==> flow/design.v <==
`timescale 1ns / 1ps
module ram # 
    (parameter ADDR_WIDTH = 4, DATA_WIDTH = 32)
    (
        input                       clk,
        input                       write_enable,
        input   [ADDR_WIDTH-1:0]    addr,
        input   [DATA_WIDTH-1:0]    data_in,
        output  [DATA_WIDTH-1:0]    data_out
    );
    parameter numRegisters = 1 << (ADDR_WIDTH) ;
    reg [DATA_WIDTH-1:0] ram [numRegisters-1:0] ;
    integer i;
    always @(posedge clk) begin
        if (write_enable)
            ram[addr] <= data_in ;
    end
    assign data_out = ram[addr] ;
endmodule
`timescale 1ns / 1ps
module FIR_Periph #
(parameter C_S_AXI_ADDR_WIDTH = 8, C_S_AXI_DATA_WIDTH = 32, DATA_WIDTH =16, NUM_FILTERS=3, NUM_TAPS=15) (
    input clk,
    input calc,
    output reg calcDone,
    input channel,
    input [DATA_WIDTH-1:0] rawData,
    output reg [DATA_WIDTH-1:0] filterData,
    output reg enabled,
    input                               rd,
    input      [C_S_AXI_ADDR_WIDTH-1:0] rdAddr,
    output reg [C_S_AXI_DATA_WIDTH-1:0] rdData,
    input                               wr,
    input      [C_S_AXI_ADDR_WIDTH-1:0] wrAddr,
    input      [C_S_AXI_DATA_WIDTH-1:0] wrData,
    input reset_l
);
parameter ADDR_WIDTH = C_S_AXI_ADDR_WIDTH-$clog2(C_S_AXI_DATA_WIDTH/8);  
parameter BYTE_BITS = $clog2(C_S_AXI_DATA_WIDTH/8);
parameter TAP_ADDR_WIDTH = $clog2(NUM_TAPS);
parameter RESET = 0, IDLE = 1, CALC = 2 ;
reg [3:0] nextState, currentState;
reg [TAP_ADDR_WIDTH-1:0] hAddr, xAddr;
reg [DATA_WIDTH-1:0] hData, xData;
reg wrX[0:1];
reg [TAP_ADDR_WIDTH-1:0] currentIndex[0:1], currentIndex_D [0:1];
reg [TAP_ADDR_WIDTH-1:0]        xIndex, xIndex_D, hIndex, hIndex_D;
wire signed [DATA_WIDTH-1:0] x[1:0];
reg signed [DATA_WIDTH-1:0] MAC[0:NUM_FILTERS-1], MAC_D [0:NUM_FILTERS-1];
reg signed [2*DATA_WIDTH-1:0] MAC_D_temp [0:NUM_FILTERS-1], temp_output[0:NUM_FILTERS-1];
reg [DATA_WIDTH-1:0] y_D;
reg signed [DATA_WIDTH-1:0] atten[0:NUM_FILTERS-1], atten_D [0:NUM_FILTERS-1];
reg channel_D, channel_Q;
reg [C_S_AXI_DATA_WIDTH-1:0] status, status_D;
ram #(.ADDR_WIDTH(TAP_ADDR_WIDTH),.DATA_WIDTH(DATA_WIDTH)) ram_x0 (
    .clk(clk),
    .addr(xAddr),
    .write_enable(wrX[0]),
    .data_in(xData),
    .data_out(x[0])
);
ram #(.ADDR_WIDTH(TAP_ADDR_WIDTH),.DATA_WIDTH(DATA_WIDTH)) ram_x1 (
    .clk(clk),
    .addr(xAddr),
    .write_enable(wrX[1]),
    .data_in(xData),
    .data_out(x[1])
);
reg wrH [0:NUM_FILTERS-1];
wire signed [DATA_WIDTH-1:0] h  [0:NUM_FILTERS-1];
genvar j;
generate
    for(j=0; j<NUM_FILTERS; j=j+1) begin
        ram #(TAP_ADDR_WIDTH, DATA_WIDTH) ram_h
        (
            .clk(clk),
            .addr(hAddr),
            .write_enable(wrH[j]),
            .data_in(hData),
            .data_out(h[j])
        );
    end
endgenerate
integer i;
always @ * begin
    enabled = status[1];
    for(i=0; i<NUM_FILTERS; i=i+1) begin
        atten_D[i] = atten[i];
    end
    if ( wr & wrAddr[C_S_AXI_ADDR_WIDTH-1:BYTE_BITS]>=(NUM_FILTERS*NUM_TAPS) ) begin
        atten_D[wrAddr[C_S_AXI_ADDR_WIDTH-1:BYTE_BITS]-(NUM_FILTERS*NUM_TAPS)] = wrData;
    end
    rdData = 0;
    if(rd) begin
        rdData = status;
    end
    status_D = status;
    nextState = currentState;
    wrX[0] = 0;
    wrX[1] = 0;
    y_D = filterData;
    xIndex_D = xIndex;
    hIndex_D = hIndex;
    xAddr = 0;
    hAddr = 0;
    xData = 0;
    hData = 0;
    currentIndex_D[0] = currentIndex[0];
    currentIndex_D[1] = currentIndex[1];
    calcDone = 0;
    channel_D = channel_Q;
    for(i=0; i<NUM_FILTERS; i=i+1) begin
        wrH[i] = 0;
        MAC_D_temp[i] = 0;
        MAC_D[i] = MAC[i];
        temp_output[i] = 0;
    end
    case (currentState)
        IDLE: begin
            for(i=0; i<NUM_FILTERS; i=i+1) begin
                MAC_D[i] = 0;
            end
            if ( calc & enabled ) begin
                nextState = CALC;
                channel_D = channel;
                wrX[channel_D] = 1;
                xAddr = currentIndex[channel_D];
                xData = rawData;
                xIndex_D = currentIndex[channel_D];
                hIndex_D = 0;
            end
            else if ( wr & wrAddr[C_S_AXI_ADDR_WIDTH-1:BYTE_BITS]<(NUM_FILTERS*NUM_TAPS)) begin
                for(i=0; i<NUM_FILTERS; i=i+1) begin
                    if(wrAddr[C_S_AXI_ADDR_WIDTH-1:BYTE_BITS]>=i*NUM_TAPS && wrAddr[C_S_AXI_ADDR_WIDTH-1:BYTE_BITS]<(i+1)*NUM_TAPS) begin
                        wrH[i] = 1;
                        hAddr = wrAddr[ADDR_WIDTH+1:BYTE_BITS]-i*NUM_TAPS;
                        hData = wrData[DATA_WIDTH-1:0];
                    end
                end
            end
            if(wr & wrAddr[C_S_AXI_ADDR_WIDTH-1:BYTE_BITS]==(NUM_FILTERS*NUM_TAPS)+NUM_FILTERS) begin  
                status_D[1] = 1;
            end
        end
        CALC: begin
            hAddr = hIndex;
            xAddr = xIndex;
            for(i=0; i<NUM_FILTERS; i=i+1) begin
                MAC_D_temp[i] = (x[channel_Q]*h[i] + 32'sh4000);
                MAC_D[i] = MAC[i] + MAC_D_temp[i][2*DATA_WIDTH-2:DATA_WIDTH-1];
            end
            xIndex_D = xIndex - 1'b1;
            if(xIndex == 0) begin
                xIndex_D = NUM_TAPS - 1;
            end
            hIndex_D = hIndex + 1'b1;
            if (hIndex == NUM_TAPS - 1) begin
                nextState = IDLE;
                y_D = 0;
                for(i=0; i<NUM_FILTERS; i=i+1) begin
                    temp_output[i] = atten[i]*MAC_D[i] + 32'sh2000;
                    y_D = y_D + temp_output[i][2*DATA_WIDTH-3:DATA_WIDTH-2];
                end
                calcDone = 1;
                currentIndex_D[channel_Q] = currentIndex[channel_Q] + 1'b1;
                if(currentIndex[channel_Q] == NUM_TAPS - 1) begin
                    currentIndex_D[channel_Q] = 0;
                end
            end
        end
        RESET: begin
            xAddr = xIndex;
            wrX[0] = 1;
            wrX[1] = 1;
            xData = 0;
            xIndex_D = xIndex+1'b1;
            if(xIndex == NUM_TAPS - 1) begin
                status_D[0]=1;
                nextState = IDLE;
            end
        end
        default: begin
            nextState = IDLE;
        end
    endcase
end
always @(posedge clk) begin
    if(!reset_l) begin
        currentIndex[0] <= 0;
        currentIndex[1] <= 0;
        currentState <= RESET;
        filterData <= 0;
        xIndex <= 0;
        hIndex <= 0;
        for(i=0; i<NUM_FILTERS;i=i+1) begin
            atten[i] <= 0;
            MAC[i] <= 0;
        end
        channel_Q <= 0;
        status <= 0;
    end
    else begin
        currentState <= nextState;
        currentIndex[0] <= currentIndex_D[0];
        currentIndex[1] <= currentIndex_D[1];
        xIndex <= xIndex_D;
        hIndex <= hIndex_D;
        for(i=0; i<NUM_FILTERS; i=i+1) begin
            MAC[i] <= MAC_D[i];
            atten[i] <= atten_D[i];
        end
        filterData <= y_D;
        channel_Q <= channel_D;
        status <= status_D;
    end
end
endmodule
## From RTL to reports: FIR_Periph

Tool output for the design above, in the order of the flow.
Lines are those of the file above, counted from 1.
Library cell names are shortened.
The mark n/a stands for no value.

| inputs | value |
|---|---|
| top module | FIR_Periph |
| clock port | clk |
| library | sky130hd |
| corner | tt_025C_1v80 |

## After elaboration

Yosys after proc, flatten, opt, wreduce and memory -nomap, before mapping. Print and check cells are not counted. Equal cells are merged and count once.
Yosys's memory passes give these memory sizes; they may raise the number of words (mostly to a power of two), join words into wider ones and drop unused or constant bits.

| word-level totals | value |
|---|---|
| bits in registers | 135 |
| memory bits (writable) | 1,280 |
| memory cells | 5 |
| elaborated cells | 163 |

| cells by class | value |
|---|---|
| add/subtract/negate cells | 18 |
| $mul | 6 |
| magnitude comparators | 7 |
| equal/unequal tests | 11 |
| mux-type cells | 76 |
| bitwise gates (word level) | 6 |
| reduce/logical cells | 19 |

Memory list:

| memory | depth | width | rd ports | write ports | line | RTL |
|---|---|---|---|---|---|---|
| genblk1[0].ram_h.ram | 16 | 16 | 1 | 1 | 12 | `reg [DATA_WIDTH-1:0] ram [numRegisters-1:0] ;` |
| genblk1[1].ram_h.ram | 16 | 16 | 1 | 1 | 12 |  |
| genblk1[2].ram_h.ram | 16 | 16 | 1 | 1 | 12 |  |
| ram_x0.ram | 16 | 16 | 1 | 1 | 12 |  |
| ram_x1.ram | 16 | 16 | 1 | 1 | 12 |  |

Operators with widths:

| cell | number |
|---|---|
| 16-bit by 16-bit multiplier with 31-bit output | 3 |
| 16-bit by 16-bit multiplier with 30-bit output | 3 |
| 16-bit 2-to-1 mux | 14 |
| 16-bit case mux with 2-bit select | 4 |
| 31-bit by 16-bit adder with 31-bit output with constant B | 3 |
| 30-bit by 15-bit adder with 30-bit output with constant B | 3 |
| 4-bit 2-to-1 mux | 21 |
| 16-bit adder | 5 |
| 4-bit case mux with 2-bit select | 9 |
| 4-bit case mux with 3-bit select | 2 |
| 1-bit 2-to-1 mux | 21 |
| 2-bit AND reduction | 9 |
| 4-bit by 1-bit adder with 4-bit output with constant B | 3 |
| 4-bit == test with constant B | 3 |
| 4-bit subtractor with constant B | 2 |
| 4-bit logical NOT | 2 |
| 1-bit case mux with 2-bit select | 4 |
| 2-bit != test with constant B | 3 |
| 6-bit by 1-bit >= comparator with 1-bit output with constant B | 1 |
| 6-bit by 4-bit >= comparator with 1-bit output with constant B | 1 |
| 6-bit by 4-bit less-than comparator with 1-bit output with constant B | 1 |
| 6-bit by 5-bit >= comparator with 1-bit output with constant B | 1 |
| 6-bit by 5-bit less-than comparator with 1-bit output with constant B | 1 |
| 6-bit >= comparator with constant B | 1 |
| 6-bit less-than comparator with constant B | 1 |
| 6-bit == test with constant B | 1 |
| 1-bit bitwise AND | 4 |
| 4-bit by 1-bit subtractor with 4-bit output with constant B | 1 |

Not listed: further kinds 13, cells in them 16.

## Logic depth

Longest topological path by Yosys (ltp), each cell counted once; first at word level (registers and memories cut), then after technology mapping (sequential cells cut; the memories' decode and read muxes count).

| depth | value |
|---|---|
| word-level depth | 10 |
| ABC_AREA | 0 |
| mapped depth | 95 |
| gate-level depth less buffers | 86 |

## Mapped cells and area

Source: synth_stat.txt of the flow (Yosys; design flattened, memories mapped). It holds for the ABC_AREA given above (unset counts as 0); a run with the other value may have another netlist.
The area totals of this step are shown rounded.

| mapped netlist | value |
|---|---|
| cell count | 10,208 |
| synthesis area | 110,000 um2 |
| flip-flops | 1,414 |

Cells by type:

| cell type | number | total area (um2) |
|---|---|---|
| edfxtp_1 | 1,280 | 3.84E+04 |
| fa_1 | 1,531 | 3.06E+04 |
| ha_1 | 523 | 6.54E+03 |
| inv_1 | 1,700 | 6,381.12 |
| nand2_1 | 1,323 | 4.97E+03 |
| dfxtp_1 | 134 | 2.68E+03 |
| nor2_1 | 629 | 2.36E+03 |
| and2_1 | 318 | 1.99E+03 |
| mux4_2 | 88 | 1.98E+03 |
| or2_2 | 314 | 1.96E+03 |
| xnor2_1 | 164 | 1.44E+03 |
| clkbuf_1 | 377 | 1.42E+03 |
| mux2i_1 | 139 | 1.39E+03 |
| nand3_1 | 245 | 1.23E+03 |
| a21oi_1 | 215 | 1.08E+03 |
| a311oi_1 | 107 | 937.149 |
| nand2b_1 | 123 | 769.488 |
| and3_1 | 95 | 594.32 |

Other cell types: 89; their cells: 903.
By module: a second synthesis without flattening, with its own total; a netlist apart from the flattened one above.

| unflattened totals | value |
|---|---|
| cells (unflattened synthesis) | 9,173 |
| area (unflattened synthesis) | 110,000 um2 |

Rows give one instance, submodules left out.

Modules:

| module | times used | cells | area (um2) | seq. area (um2) |
|---|---|---|---|---|
| FIR_Periph | 1 | 7,083 | 64,000 | 2,700 |
| ram | 5 | 418 | 9,800 | 7,700 |

## Timing after synthesis

Source: OpenSTA report_checks on the synthesized netlist (no wires, ideal clock, input and output delay 20% of the period each), path of least setup slack; recovery checks are left aside. Register names are those of the netlist, which keeps one name where synthesis merged equal registers.

| timing after synthesis | value |
|---|---|
| kind | input to register |
| start point | in channel |
| end point | reg filterData[15] |
| clock period | 24.0 ns |
| setup time | 0.132 ns |
| time at the first pin | 4.800 ns |
| data arrival time | 24.091 ns |
| slack | -0.222 ns |
| delay of the path | 19.423 ns |
| stages | 81 |
| path buffers | 9 |
| synthesis period reached | 24.222 ns |

"delay of the path" is the arrival time less input delay plus setup time.
"stages" counts driving pins, that of a launching flip-flop among them; a cell with two outputs on the path counts twice.
"synthesis period reached" = period - worst setup slack (recovery checks aside). The figure is calculated, with input and output delays left at 20% of the set period.
The rows between start and end are the longest chain of elaborated cells between them; the timing report does not say that the signal goes this way. Where chains are equally long, one stands for them.
A line is the first line of the expression or statement that the cell stems from. Yosys adds cells for indexed reads and writes and turns some case tables into memories.
The chain passes a memory read, where the word-level depth is cut; so it can be longer than that depth.

| on the way, after synthesis | value |
|---|---|
| path through | buf_4 -> mux2_4 -> a21oi_4 -> buf_6 -> buf_4 -> buf_2 -> buf_1 -> buf_1 -> mux4_2 -> a22oi_1 -> nand3_1 -> o21ai_0 -> clkbuf_1 -> clkbuf_1 -> nor2_1 -> fa_1 -> inv_1 -> fa_1 -> (+45 left out) -> o31ai_1 -> nand2b_1 -> a21o_1 -> a21oi_1 -> xor2_1 -> fa_1 -> inv_1 -> ha_1 -> nand2_1 -> o41ai_1 -> xnor2_1 -> xnor2_1 -> xnor2_1 -> xnor2_1 -> xnor2_1 -> xnor3_1 -> nand2_1 -> a21oi_1 |
| cells in the longest elaborated chain | 14 |
| elaborated cells between the ends (all ways) | 25 |

RTL lines, path after synthesis:

| element | line | RTL |
|---|---|---|
| start: declaration | 26 | `input channel,` |
| 1-bit NOT | 127 | `xAddr = currentIndex[channel_D];` |
| 4-bit case mux with 2-bit select | 127 |  |
| 4-bit 2-to-1 mux | 123 | `if ( calc & enabled ) begin` |
| 4-bit case mux with 2-bit select | 118 | `case (currentState)` |
| memory read 16 x 16 bit | 12 | `reg [DATA_WIDTH-1:0] ram [numRegisters-1:0] ;` |
| 16-bit case mux with 2-bit select | 149 | `MAC_D_temp[i] = (x[channel_Q]*h[i] + 32'sh4000);` |
| 16-bit 2-to-1 mux | 118 |  |
| 16-bit by 16-bit multiplier with 31-bit output | 149 |  |
| 31-bit by 16-bit adder with 31-bit output | 149 |  |
| 16-bit adder | 150 | `MAC_D[i] = MAC[i] + MAC_D_temp[i][2*DATA_WIDTH-2:DATA_WIDTH-1];` |
| 16-bit by 16-bit multiplier with 30-bit output | 161 | `temp_output[i] = atten[i]*MAC_D[i] + 32'sh2000;` |
| 30-bit by 15-bit adder with 30-bit output | 161 |  |
| 16-bit adder (2 in a row) | 162 | `y_D = y_D + temp_output[i][2*DATA_WIDTH-3:DATA_WIDTH-2];` |
| end: assignment | 192 | `filterData <= 0;` |
| end: assignment | 212 | `filterData <= y_D;` |
| end: declaration | 28 | `output reg [DATA_WIDTH-1:0] filterData,` |

## Worst path after layout

Path of least setup slack in the final report of entry A (OpenROAD, finished layout, wires in). Where an end is a register, its clock arrival counts in the times.

| timing after layout | value |
|---|---|
| kind | input to register |
| start point | in channel |
| end point | reg filterData[15] |
| clock period | 28.5 ns |
| setup time | 0.16 ns |
| time at the first pin | 5.70 ns |
| data arrival time | 27.82 ns |
| slack | 1.33 ns |
| stages | 81 |
| path buffers | 5 |

The rows between start and end are the longest chain of elaborated cells between them; the timing report does not say that the signal goes this way. Where chains are equally long, one stands for them.
The chain passes a memory read, where the word-level depth is cut; so it can be longer than that depth.

| on the way, after layout | value |
|---|---|
| path through | clkdlybuf4s50_1 -> mux2_4 -> a21oi_4 -> buf_4 -> buf_4 -> mux4_2 -> a22o_1 -> a221o_1 -> o21ai_4 -> buf_4 -> nor2_1 -> fa_1 -> inv_1 -> fa_1 -> fa_1 -> inv_1 -> fa_1 -> fa_1 -> (+45 left out) -> o21ai_0 -> nand2b_1 -> a2111oi_0 -> nor4_1 -> nor2_1 -> nor2b_1 -> o21a_1 -> nor4_1 -> o41ai_1 -> buf_4 -> xnor2_1 -> xnor2_1 -> xnor2_1 -> xnor2_1 -> xnor2_1 -> xnor3_1 -> nand2_1 -> a21oi_1 |
| cells in the longest elaborated chain | 14 |
| elaborated cells between the ends (all ways) | 25 |

RTL lines, path after layout:

| element | line | RTL |
|---|---|---|
| start: declaration | 26 | `input channel,` |
| 1-bit NOT | 127 | `xAddr = currentIndex[channel_D];` |
| 4-bit case mux with 2-bit select | 127 |  |
| 4-bit 2-to-1 mux | 123 | `if ( calc & enabled ) begin` |
| 4-bit case mux with 2-bit select | 118 | `case (currentState)` |
| memory read 16 x 16 bit | 12 | `reg [DATA_WIDTH-1:0] ram [numRegisters-1:0] ;` |
| 16-bit case mux with 2-bit select | 149 | `MAC_D_temp[i] = (x[channel_Q]*h[i] + 32'sh4000);` |
| 16-bit 2-to-1 mux | 118 |  |
| 16-bit by 16-bit multiplier with 31-bit output | 149 |  |
| 31-bit by 16-bit adder with 31-bit output | 149 |  |
| 16-bit adder | 150 | `MAC_D[i] = MAC[i] + MAC_D_temp[i][2*DATA_WIDTH-2:DATA_WIDTH-1];` |
| 16-bit by 16-bit multiplier with 30-bit output | 161 | `temp_output[i] = atten[i]*MAC_D[i] + 32'sh2000;` |
| 30-bit by 15-bit adder with 30-bit output | 161 |  |
| 16-bit adder (2 in a row) | 162 | `y_D = y_D + temp_output[i][2*DATA_WIDTH-3:DATA_WIDTH-2];` |
| end: assignment | 192 | `filterData <= 0;` |
| end: assignment | 212 | `filterData <= y_D;` |
| end: declaration | 28 | `output reg [DATA_WIDTH-1:0] filterData,` |

Module FIR_Periph, platform sky130hd: 5 stored runs of the flow (Yosys, OpenROAD) with differing settings, in no particular order. Input and output delays are each 20% of the period that was set; the output load is 0.01 pF.
Results are given in rounded form.

#### Entry A

| setting | value |
|---|---|
| CORE_UTILIZATION | `45` |
| PLACE_DENSITY | `0.6` |
| period_ns | `28.5` |
| CAP_MARGIN | `20` |
| CORE_MARGIN | `2` |
| SLEW_MARGIN | `20` |

| result | value |
|---|---|
| lowest setup slack | 1.3 ns |
| die outline area | 260,000 um2 |
| std-cell area (final layout) | 120,000 um2 |
| post-route utilization | 49% |
| netlist area reported by Yosys | 110,000 um2 |

#### Entry B

| setting | value |
|---|---|
| CAP_MARGIN | `0` |
| CELL_PAD_IN_SITES_GLOBAL_PLACEMENT | `0` |
| CORE_ASPECT_RATIO | `1.97` |
| CORE_MARGIN | `2` |
| CORE_UTILIZATION | `27` |
| CTS_CLUSTER_DIAMETER | `192` |
| GPL_TIMING_DRIVEN | `0` |
| MAX_ROUTING_LAYER | `met4` |
| SETUP_SLACK_MARGIN | `2.03` |
| SLEW_MARGIN | `10` |
| TNS_END_PERCENT | `20` |
| period_ns | `18.4` |

| result | value |
|---|---|
| lowest setup slack | -4.7 ns |
| post-route utilization | 33% |
| die outline area | 430,000 um2 |
| netlist area reported by Yosys | 110,000 um2 |
| std-cell area (final layout) | 140,000 um2 |

#### Entry C

| setting | value |
|---|---|
| CAP_MARGIN | `5` |
| CELL_PAD_IN_SITES_GLOBAL_PLACEMENT | `0` |
| CORE_ASPECT_RATIO | `1.08` |
| CORE_MARGIN | `3` |
| CORE_UTILIZATION | `64` |
| MAX_ROUTING_LAYER | `met4` |
| PLACE_DENSITY_LB_ADDON | `0.11` |
| SETUP_SLACK_MARGIN | `2.6` |
| SLEW_MARGIN | `25` |
| period_ns | `27.4` |

| result | value |
|---|---|
| lowest setup slack | 3.3 ns |
| die outline area | 180,000 um2 |
| post-route utilization | 71% |
| std-cell area (final layout) | 130,000 um2 |
| netlist area reported by Yosys | 110,000 um2 |

#### Entry D

| setting | value |
|---|---|
| CAP_MARGIN | `15` |
| CELL_PAD_IN_SITES_GLOBAL_PLACEMENT | `0` |
| CORE_ASPECT_RATIO | `1.97` |
| CORE_MARGIN | `9` |
| CORE_UTILIZATION | `27` |
| CTS_CLUSTER_DIAMETER | `192` |
| GPL_TIMING_DRIVEN | `0` |
| MAX_ROUTING_LAYER | `met4` |
| SETUP_SLACK_MARGIN | `2.03` |
| SLEW_MARGIN | `10` |
| TNS_END_PERCENT | `20` |
| period_ns | `25.5` |

| result | value |
|---|---|
| lowest setup slack | 1.5 ns |
| std-cell area (final layout) | 140,000 um2 |
| die outline area | 450,000 um2 |
| netlist area reported by Yosys | 110,000 um2 |
| post-route utilization | 33% |

#### Entry E

| setting | value |
|---|---|
| CORE_UTILIZATION | `45` |
| PLACE_DENSITY | `0.6` |
| period_ns | `23.6` |
| CAP_MARGIN | `20` |
| CORE_MARGIN | `2` |
| SLEW_MARGIN | `20` |

| result | value |
|---|---|
| netlist area reported by Yosys | 110,000 um2 |
| die outline area | 260,000 um2 |
| lowest setup slack | 0.50 ns |
| std-cell area (final layout) | 130,000 um2 |
| post-route utilization | 53% |
